==> flow/design.v <==
module ALU(
    input [7:0] reg_data_A,      
    input [7:0] reg_data_B,
    input [3:0] ALU_Sel,
    output reg [3:0] NZVC,   
    output reg [7:0] Result
);
    reg [8:0] temp;   
	localparam ADD = 4'd0, SUB = 4'd1,
			LAND= 4'd2, LOR = 4'd3,
			BAND= 4'd4, BOR = 4'd5, XOR = 4'd6,
			INC = 4'd7, DEC = 4'd8;
	always @* begin
        {Result, temp, NZVC} = {8'b0, 9'b0, 4'b0};
        case(ALU_Sel)
            ADD: temp = {1'b0, reg_data_A} + {1'b0, reg_data_B};                         
            SUB: temp = {1'b0, reg_data_A} - {1'b0, reg_data_B};            				  
            LAND: Result = reg_data_A != 0 && reg_data_B != 0 ? 8'h01 : 8'h00;           
            LOR: Result = reg_data_A != 0 || reg_data_B != 0 ? 8'h01 : 8'h00;             
            BAND: Result = reg_data_A & reg_data_B;            									 
            BOR: Result = reg_data_A | reg_data_B;                                        
            XOR: Result = reg_data_A ^ reg_data_B;                                        
            INC: temp = {1'b0, reg_data_A} + 9'b1;                                        
            DEC: temp = {1'b0, reg_data_A} - 9'b1;                                       
        endcase
		if (ALU_Sel==ADD || ALU_Sel==SUB || ALU_Sel==INC || ALU_Sel==DEC)
				Result = temp[7:0];
		NZVC[3] = Result[7];                  
        NZVC[2] = ~|Result;                   
        if (ALU_Sel==ADD || ALU_Sel==INC) begin
            NZVC[1] = (reg_data_A[7]^Result[7]) & ~(reg_data_A[7]^reg_data_B[7]);  
            NZVC[0] = temp[8];                                                     
        end
        else if (ALU_Sel==SUB || ALU_Sel==DEC) begin
            NZVC[1] = (reg_data_A[7]^Result[7]) &  (reg_data_A[7]^reg_data_B[7]);  
            NZVC[0] = temp[8];                                                     
        end
    end
endmodule
module register_file(
    input clk,
    input reset,
    input [3:0] read_addr_A,
    input [3:0] read_addr_B,
    input [3:0] write_addr,
    input [7:0] write_data,
    input write_enable,
    output [7:0] read_data_A,
    output [7:0] read_data_B
);
    reg [7:0] registers [0:15];
    integer i;
    always @(posedge clk) begin
        if (!reset) begin
            for (i = 0; i < 16; i = i + 1) begin
                registers[i] <= 8'h00;
            end
        end else if (write_enable) begin
            registers[write_addr] <= write_data;
        end
    end
    assign read_data_A = registers[read_addr_A];
    assign read_data_B = registers[read_addr_B];   
endmodule
module data_path (
    input  logic        clk,
    input  logic        reset,
    input  logic        IR_Load,
    input  logic        MAR_Load,
    input  logic        PC_Load,
    input  logic        PC_Inc,
    input  logic        CCR_Load,
    input  logic [1:0]  Bus1_Sel,
    input  logic [2:0]  Bus2_Sel,
    input  logic        addr_sel,         
	 input  logic [3:0]  ALU_Sel,
    input  logic [7:0]  from_memory,
    input  logic [7:0]  alu_result,
    input  logic [7:0]  reg_data_A,
    input  logic [7:0]  reg_data_B,
    input  logic [3:0]  NZVC,
    input  logic [7:0]  immediate_value, 
    input  logic [7:0]  address_value, 
    output logic [7:0]  address,
    output logic [7:0]  to_memory,
    output logic [7:0]  bus2_data,        
    output logic [3:0]  CCR_Result,
    output logic [7:0]  IR                
);
    logic [7:0] PC, MAR, IR_reg;
    logic [3:0] CCR;
	 logic [7:0] BUS1;
	 logic [7:0] BUS2;
    assign BUS1 = (Bus1_Sel == 2'd0) ? PC         :
                       (Bus1_Sel == 2'd1) ? reg_data_A :
                                           reg_data_B;
    assign BUS2 = (Bus2_Sel == 3'd0) ? alu_result     :
                       (Bus2_Sel == 3'd1) ? BUS1           :
                       (Bus2_Sel == 3'd2) ? from_memory    :
                       (Bus2_Sel == 3'd3) ? immediate_value:  
                       (Bus2_Sel == 3'd4) ? address_value  : 8'h00;
    assign bus2_data = BUS2;  
    always_ff @(posedge clk or negedge reset) begin
        if (!reset) begin
            PC      <= 8'h00;
            MAR     <= 8'h00;
            IR_reg  <= 8'h00;
            CCR     <= 4'h0;
        end
        else begin
            if (IR_Load) IR_reg <= BUS2;
            if (MAR_Load) MAR   <= BUS2;
            if (PC_Load)        PC <= BUS2;
            else if (PC_Inc)    PC <= PC + 1;
            if (CCR_Load)       CCR <= NZVC;
        end
    end
    assign IR       = IR_reg;
    assign address  = (addr_sel) ? MAR : PC;   
    assign to_memory= BUS1;
    assign CCR_Result = CCR;
endmodule
module control_unit (
    input logic clk,
    input logic reset,
    input logic [7:0] IR,
    input logic [7:0] from_memory,
    input logic [3:0] CCR_Result,
    output logic IR_Load,
    output logic MAR_Load,
    output logic PC_Load,
    output logic PC_Inc,
    output logic [3:0] reg_read_addr_A,
    output logic [3:0] reg_read_addr_B,
    output logic [3:0] reg_write_addr,
    output logic reg_write_enable,
    output logic [3:0] ALU_Sel,
    output logic CCR_Load,
    output logic [2:0] Bus2_Sel,
    output logic [1:0] Bus1_Sel,
    output logic ALU_B_Sel,
    output logic write,
    output logic [7:0] immediate_out,
    output logic [7:0] address_out,
    output logic addr_sel
);
    typedef enum logic [2:0] {
        FETCH, DECODE, EXECUTE, LOADSTORE, DATA, BRANCH
    } state_t;
    state_t state, next;
    logic [3:0] cycle_count;
    logic [7:0] reg_operand_1, reg_operand_2;
    logic LoadStoreOP, DataOP, BranchOP;
    always_ff @(posedge clk) begin
        if (state==FETCH && cycle_count==3) reg_operand_1 <= from_memory;  
        if (state==FETCH && cycle_count==5) reg_operand_2 <= from_memory;  
    end
    assign immediate_out = (IR[7:4]==4'h2) ? reg_operand_1 : reg_operand_2;
    assign address_out   = reg_operand_2;
    always_ff @(posedge clk or negedge reset) begin
        if (!reset) begin
            state <= FETCH;
            cycle_count <= 4'd0;
        end else if (state != next) begin
				 state <= next;
				 cycle_count <= 4'd0;
			end else
				 cycle_count <= cycle_count + 4'd1;
	 end
    always_comb begin
        next = state;
        unique case (state)
            FETCH: if (cycle_count==4'd5)
                        next = DECODE;
            DECODE: next = EXECUTE;
            EXECUTE: case(IR[7:4])
                          4'h8 : next = LOADSTORE;
                          4'h9 : next = DATA;
                          4'hA : next = LOADSTORE;
                          4'h2 : next = BRANCH;
                          default : next = FETCH;
                       endcase
            LOADSTORE: if ( (IR==8'h80) || cycle_count==3'd2)
							next = FETCH;
            DATA:      if (cycle_count==3'd0)
                            next = FETCH;
            BRANCH:    if (cycle_count==3'd1)
                            next = FETCH;
            default:   next = FETCH;
        endcase
    end
    typedef logic [24:0] ctrl_t;   
	 ctrl_t ctrl;
    function automatic ctrl_t CTL (
        input logic         a_sel, b_sel, wr, ccr_load, reg_we,
        input logic [3:0]   alu, reg_wa,
        input logic [1:0]   b1,
        input logic [2:0]   b2,
        input logic         pc_inc, pc_load, mar_load, ir_load
    );
        CTL = {a_sel, b_sel, wr, ccr_load, reg_we,
                alu, reg_wa, b1, b2, pc_inc, pc_load,
                mar_load, ir_load};
    endfunction
    localparam ctrl_t
        C_NOP  = CTL(1'b0,1'b0,1'b0,1'b0,1'b0, 4'd0,4'd0, 2'd0,3'd0, 1'b0,1'b0,1'b0,1'b0),
        CF0    = CTL(1'b0,1'b0,1'b0,1'b0,1'b0, 4'd0,4'd0, 2'd0,3'b001, 1'b0,1'b0,1'b1,1'b0),
        CF1    = CTL(1'b0,1'b0,1'b0,1'b0,1'b0, 4'd0,4'd0, 2'd0,3'b010, 1'b1,1'b0,1'b0,1'b1),
        CF2    = CF0,
        CF3    = CTL(1'b0,1'b0,1'b0,1'b0,1'b0, 4'd0,4'd0, 2'd0,3'b010, 1'b1,1'b0,1'b0,1'b0),
        CF4    = CF0,
        CF5    = CF3;
    function automatic ctrl_t INC_and_DEC (input logic inc, input logic [3:0] r);
        INC_and_DEC = CTL(1'b1, 1'b0,           
                   1'b1, 1'b1, 1'b1,         
                   inc ? 4'd7 : 4'd8,   
                   r,
                   2'd1, 3'd0,      
                   1'b0,1'b0,1'b0,1'b0);
    endfunction
    function automatic ctrl_t decode(
        input state_t       state,
        input logic [2:0]   cycle_count,
        input logic [7:0]   ir
    );
        ctrl_t c;
        logic [3:0] alu;
        logic pc_load;
        c = C_NOP;
         unique case (state)
            FETCH: case (cycle_count)
                    4'd0: c = CF0;
                    4'd1: c = CF1;
                    4'd2: c = CF2;
                    4'd3: c = CF3;
                    4'd4: c = CF4;
                    4'd5: c = CF5;
                endcase
            LOADSTORE: begin
                if ((ir==8'h80) && (cycle_count==3'b0)) begin               
                    c = CTL(1'b0,1'b0,1'b0,1'b0,1'b1, 4'd0, reg_operand_1[3:0], 2'd0,3'b011,1'b0,1'b0,1'b0,1'b0);
                end
                else if ((ir[7:4]==4'hA) && (cycle_count==3'b0)) begin      
                    c = CTL(1'b0,1'b0,1'b0,1'b0,1'b0, 4'd0,4'd0, 2'd0,3'b001, 1'b0,1'b0,1'b1,1'b0);
                end
                else if ((ir[7:4]==4'hA) && (cycle_count==3'd2)) begin                  
                    c = INC_and_DEC(ir==8'hA0, reg_operand_1[3:0]);
                end
            end
            DATA: if (cycle_count==4'd0) begin
                case (ir[2:0])
                    3'b000: alu = 4'd0;    
                    3'b001: alu = 4'd1;    
                    3'b010: alu = 4'd4;    
                    3'b011: alu = 4'd5;    
                    3'b100: alu = 4'd6;    
                    default: alu = 4'd0;
                endcase
                c = CTL(1'b0,1'b0,1'b0,1'b1,1'b1, alu, reg_operand_1[3:0], 2'd1, 3'd0, 1'b0,1'b0,1'b0,1'b0);
            end
            BRANCH: begin
                if (cycle_count==4'd0)
                    c = CTL(1'b1,1'b1,1'b0,1'b0,1'b0, 4'd0,4'd0, 2'd0,3'd0, 1'b0,1'b0,1'b0,1'b0);
                if (cycle_count==4'd1) begin
                    case (ir[2:0])
                        3'b000: pc_load = 1'b1;               
                        3'b011: pc_load = ~CCR_Result[2];     
                        3'b100: pc_load =  CCR_Result[2];     
                        default: pc_load = 1'b0;
                    endcase
                    c = CTL(1'b0,1'b0,1'b0,1'b0,1'b0, 4'd0,4'd0, 2'd0,3'd0, 1'b0, pc_load, 1'b0,1'b0);
                end
            end
            DECODE: ;
            EXECUTE: ;
            default: ;
        endcase
        decode = c;
    endfunction
    always_comb ctrl = decode(state, cycle_count, IR);
    assign { addr_sel, ALU_B_Sel, write, CCR_Load, reg_write_enable,
             ALU_Sel,
             reg_write_addr,
             Bus1_Sel, Bus2_Sel,
             PC_Inc, PC_Load, MAR_Load, IR_Load } = ctrl;
    assign reg_read_addr_A = (state==DATA || (state==LOADSTORE && IR[7:4]==4'hA)) ? reg_operand_1[3:0] : 4'd0;
    assign reg_read_addr_B = (state==DATA) ? reg_operand_2[3:0] : 4'd0;
endmodule
module cpu(
    input clk,
    input reset,
    output [7:0] address,
    input [7:0] from_memory,
    output write,
    output [7:0] to_memory
);
    wire        IR_Load;
    wire [7:0]  IR;
    wire        MAR_Load;
    wire        PC_Load;
    wire        PC_Inc;
    wire [3:0]  ALU_Sel;
    wire [3:0]  CCR_Result;
    wire        CCR_Load;
    wire [2:0]  Bus2_Sel;
    wire [1:0]  Bus1_Sel;
    wire [7:0]  immediate_value;
    wire [7:0]  address_value;
    wire        ALU_B_Sel;
    wire        addr_sel;        
    wire [3:0] reg_read_addr_A, reg_read_addr_B, reg_write_addr;
    wire [7:0] reg_read_data_A, reg_read_data_B, reg_write_data;
    wire reg_write_enable;
    wire [7:0] alu_result;
    wire [3:0] NZVC;
    control_unit control_unit1 (
        .clk(clk),
        .reset(reset),
        .IR_Load(IR_Load),
        .IR(IR),
        .MAR_Load(MAR_Load),
        .PC_Load(PC_Load),
        .PC_Inc(PC_Inc),
        .reg_read_addr_A(reg_read_addr_A),
        .reg_read_addr_B(reg_read_addr_B),
        .reg_write_addr(reg_write_addr),
        .reg_write_enable(reg_write_enable),
        .ALU_Sel(ALU_Sel),
        .CCR_Result(CCR_Result),
        .CCR_Load(CCR_Load),
        .Bus2_Sel(Bus2_Sel),
        .Bus1_Sel(Bus1_Sel),
        .ALU_B_Sel(ALU_B_Sel),
        .write(write),
        .from_memory(from_memory),
        .immediate_out(immediate_value),
        .address_out(address_value),
        .addr_sel(addr_sel)
    );
    data_path data_path1 (
        .clk(clk),
        .reset(reset),
        .IR_Load(IR_Load),
        .IR(IR),
        .MAR_Load(MAR_Load),
        .address(address),
        .PC_Load(PC_Load),
        .PC_Inc(PC_Inc),
        .ALU_Sel(ALU_Sel),
        .CCR_Result(CCR_Result),
        .CCR_Load(CCR_Load),
        .Bus2_Sel(Bus2_Sel),
        .Bus1_Sel(Bus1_Sel),
        .from_memory(from_memory),
        .to_memory(to_memory),
        .bus2_data(reg_write_data),
        .alu_result(alu_result),
        .reg_data_A(reg_read_data_A),
        .reg_data_B(reg_read_data_B),
        .NZVC(NZVC),
        .immediate_value(immediate_value),
        .address_value(address_value),
        .addr_sel(addr_sel)
    );
    register_file reg_file (
        .clk(clk),
        .reset(reset),
        .read_addr_A(reg_read_addr_A),
        .read_addr_B(reg_read_addr_B),
        .write_addr(reg_write_addr),
        .write_data(reg_write_data),
        .write_enable(reg_write_enable),
        .read_data_A(reg_read_data_A),
        .read_data_B(reg_read_data_B)
    );
    ALU alu1 (
        .reg_data_A(reg_read_data_A),
        .reg_data_B(reg_read_data_B),
        .ALU_Sel(ALU_Sel),
        .NZVC(NZVC),
        .Result(alu_result)
    );
endmodule
# Tool chain data of cpu
# Tool output for the design above, in the order of the flow.
# Lines are those of the file above, counted from 1.
# Operators: Yosys type, input widths -> output width; for muxes data width and select width s.
# Cell names lack the library's common part.
# A cell with -- has no value.
# setup
top_module	cpu
clock	clk
cell_library	sky130hd
lib_corner	tt_025C_1v80

# After elaboration
# Yosys after proc, flatten, opt, wreduce and memory -nomap, before mapping. Memory bits, and registers merged into a memory's read port (data or address), are not among the register bits. Print and check cells are not counted. Equal cells are merged and count once.
# Yosys's memory passes give these memory sizes; they may raise the number of words (mostly to a power of two), join words into wider ones and drop unused or constant bits.
# word_totals
register_bits	50
out_inout_bits	17
mem_bits_rw	128
n_memories	1
in_bits	10
# op_classes
equal	38
add_sub_neg	6
bitwise	9
n_reduce_logical	30
mux	47
# mem_list
memory	size	width	line_no	source
reg_file.registers	16	8	51	reg [7:0] registers [0:15];
# ops
op	n
$mux 8	14
$mux 22	5
$pmux 22 s4	1
$pmux 8 s5	1
$pmux 9 s4	1
$eq 3x2->1 const B	8
$mux 4	6
$eq 4x2->1 const B	5
$eq 4x3->1 const B	5
$mux 19	1
$eq 3x3->1 const B	6
$pmux 6 s3	1
$pmux 3 s6	1
$eq 4x4->1 const B	4
$eq 8x8->1 const B	2
$reduce_bool 8->1	2
$eq 3x1->1 const B	4
$logic_not 3->1	4
$pmux 3 s4	1
$mux 3	4
$add 8x1->9 const B	1
$sub 8x1->9 const B	1
$add 8x8->9	1
$sub 8x8->9	1
$pmux 3 s3	1
$mux 1	9
$logic_or 1x1->1	8
$eq 4x1->1 const B	2
# Not listed: further kinds 19, cells in them 30.

# Longest topological paths
# Longest topological path by Yosys (ltp), each cell counted once; first at word level (registers and memories cut), then after technology mapping (sequential cells cut; the memories' decode and read muxes count).
# depth
ltp_word	15
abc_area	0
ltp_mapped	25
mapped_depth_nobuf	20

# Mapped cells and area
# The flow's flattened synthesis, as Yosys stat reports it; memories are mapped. The netlist is that of the ABC_AREA named above (0 if unset); the other value can give another one.
# by_type
type	n	area_total_um2
edfxtp_1	144	4.32E+03
dfrtp_1	32	800.768
nor2_1	175	656.88
mux4_2	26	585.562
ha_1	30	375.36
mux2i_1	36	360.346
nand2_1	82	307.795
mux2_2	26	292.781
o21ai_0	56	280.269
a21oi_1	53	265.254
a211oi_1	20	150.144
o221ai_1	15	131.376
buf_2	24	120.115
o211ai_1	16	120.115
buf_6	10	112.608
nand3_1	22	110.106
clkbuf_1	28	105.101
a21oi_2	11	96.342
# Other cell types: 64; their cells: 225.
# mapped
flip_flops	176
yosys_area_mm2	0.0108879
cell_count	1031
seq_area_mm2	0.0051249
# By module: a second synthesis without flattening, with its own total; a netlist apart from the flattened one above.
# unflattened
cells_unflattened	986
hier_area_mm2	0.0117813
# Rows give one instance, submodules left out.
# by_module
module	mod_area_mm2	n_cells	seq_area_mm2	instances
register_file	0.0069304	445	0.0038437	1
data_path	0.0018017	165	0.0007007	1
ALU	0.0015352	235	0	1
control_unit	0.001514	141	0.0006556	1
cpu	0	0	0	1

# Path before layout
# Source: OpenSTA report_checks on the synthesized netlist (no wires, ideal clock, input and output delay 20% of the period each), path of least setup slack; recovery checks are left aside. Register names are those of the netlist, which keeps one name where synthesis merged equal registers.
# synth_timing
path_kind	register to register
start	reg control_unit1.state[0]
end	mem reg_file.registers[11][7]
delay_ns	4.913
period_ns	7.0
n_path_buf	3
setup_ns	0.266
driving_pins	22
path_slack_ns	2.087
required_ns	6.734
arrival_time_ns	4.647
t_first_pin_ns	0.000
synth_period_reached_ns	4.913
# "delay_ns" is the arrival time less input delay plus setup time.
# "driving_pins": output pins that drive a net of the path, with the launching flip-flop's if there is one; two outputs of one cell count as two.
# "synth_period_reached_ns" is the clock period less the worst setup slack; recovery checks do not enter. This is arithmetic on one report: input and output delays are still those of the set period (20% each).
# synth_via
cell_sequence	dfrtp_1 buf_2 nor4bb_1 buf_4 mux2_2 a221oi_1 a22oi_2 inv_2 ha_1 a221oi_1 ha_1 nor2b_1 o2111ai_1 nand3_1 o41ai_1 nor3_1 mux2i_1 a22oi_1 a22o_1 o21ai_4 buf_6 a21oi_2
# synth_rtl
item	line_no	source
start: declaration	150	state_t state, next;
start: assignment	162	state <= FETCH;
start: assignment	165	state <= next;
end: declaration	51	reg [7:0] registers [0:15];
# Chain of elaborated cells between the ends: none given.

# Worst path after layout
# From the final timing report of run 1: the path of least setup slack in the routed layout; clock arrival at registers is part of the times.
# layout_timing
path_kind	register to register
start	reg control_unit1.state[0]
end	mem reg_file.registers[4][7]
setup_ns	0.31
required_ns	8.68
t_first_pin_ns	0.46
path_slack_ns	0.19
n_path_buf	0
driving_pins	18
period_ns	8.52
arrival_time_ns	8.49
# layout_via
cell_sequence	dfrtp_1 or3b_1 nor2_1 a31oi_1 a22oi_2 inv_2 ha_1 a221oi_1 ha_1 nor2b_1 o2111ai_1 nand3_1 o41ai_1 xnor2_1 a21o_1 a22o_1 o21ai_4 a21oi_1
# layout_rtl
item	line_no	source
start: declaration	150	state_t state, next;
start: assignment	162	state <= FETCH;
start: assignment	165	state <= next;
end: declaration	51	reg [7:0] registers [0:15];
# Chain of elaborated cells between the ends: none given.

# Settings and measured results of 3 stored flow runs for module cpu (sky130hd), not sorted in any way. The constraints put input and output delay at 20% of the set period each and load the outputs with 0.01 pF.
# "period_less_ws_ns": clock period set for the run, less the worst setup slack. It is reckoned from that one timing run; input and output delays stay at 20% of the period that was set.
# By "worst_setup_path_time_ns" is meant the share of the clock period that the worst setup path is allowed (20% is reserved at inputs, 20% at outputs), minus its slack. Clock arrival times at its registers enter into it.
# A setting shown as -- is not set for that run.
setting or result,run 1,run 2,run 3
CELL_PAD_IN_SITES_DETAIL_PLACEMENT,2,1,1
CORE_UTILIZATION,50,36,36
GPL_TIMING_DRIVEN,1,--,--
PLACE_DENSITY_LB_ADDON,0.27,--,--
SLEW_MARGIN,35,20,20
TNS_END_PERCENT,35,--,--
period_ns,8.52,7.0,4.72
CAP_MARGIN,20,20,20
CORE_MARGIN,2,6,4
CELL_PAD_IN_SITES_GLOBAL_PLACEMENT,--,2,0
CORE_ASPECT_RATIO,--,1.4,1.4
CTS_CLUSTER_DIAMETER,--,--,233
MIN_ROUTING_LAYER,--,--,met2
PLACE_DENSITY,--,--,0.68
worst_setup_path_time_ns,8.33,6.47,5.45
worst_path_kind,register to register,register to register,register to register
fin_util_pct,55.9,41.1,48.4
final_setup_tns_ns,0.000,0.000,-37.739
dieArea_mm2,0.0229719,0.0346211,0.0331301
hold_worst_slack_ns,0.581,0.490,0.517
period_less_ws_ns,8.329,6.468,5.450
post_synth_area_mm2,0.0108879,0.0108879,0.0108879
timing.setup.ws_ns,0.191,0.532,-0.730
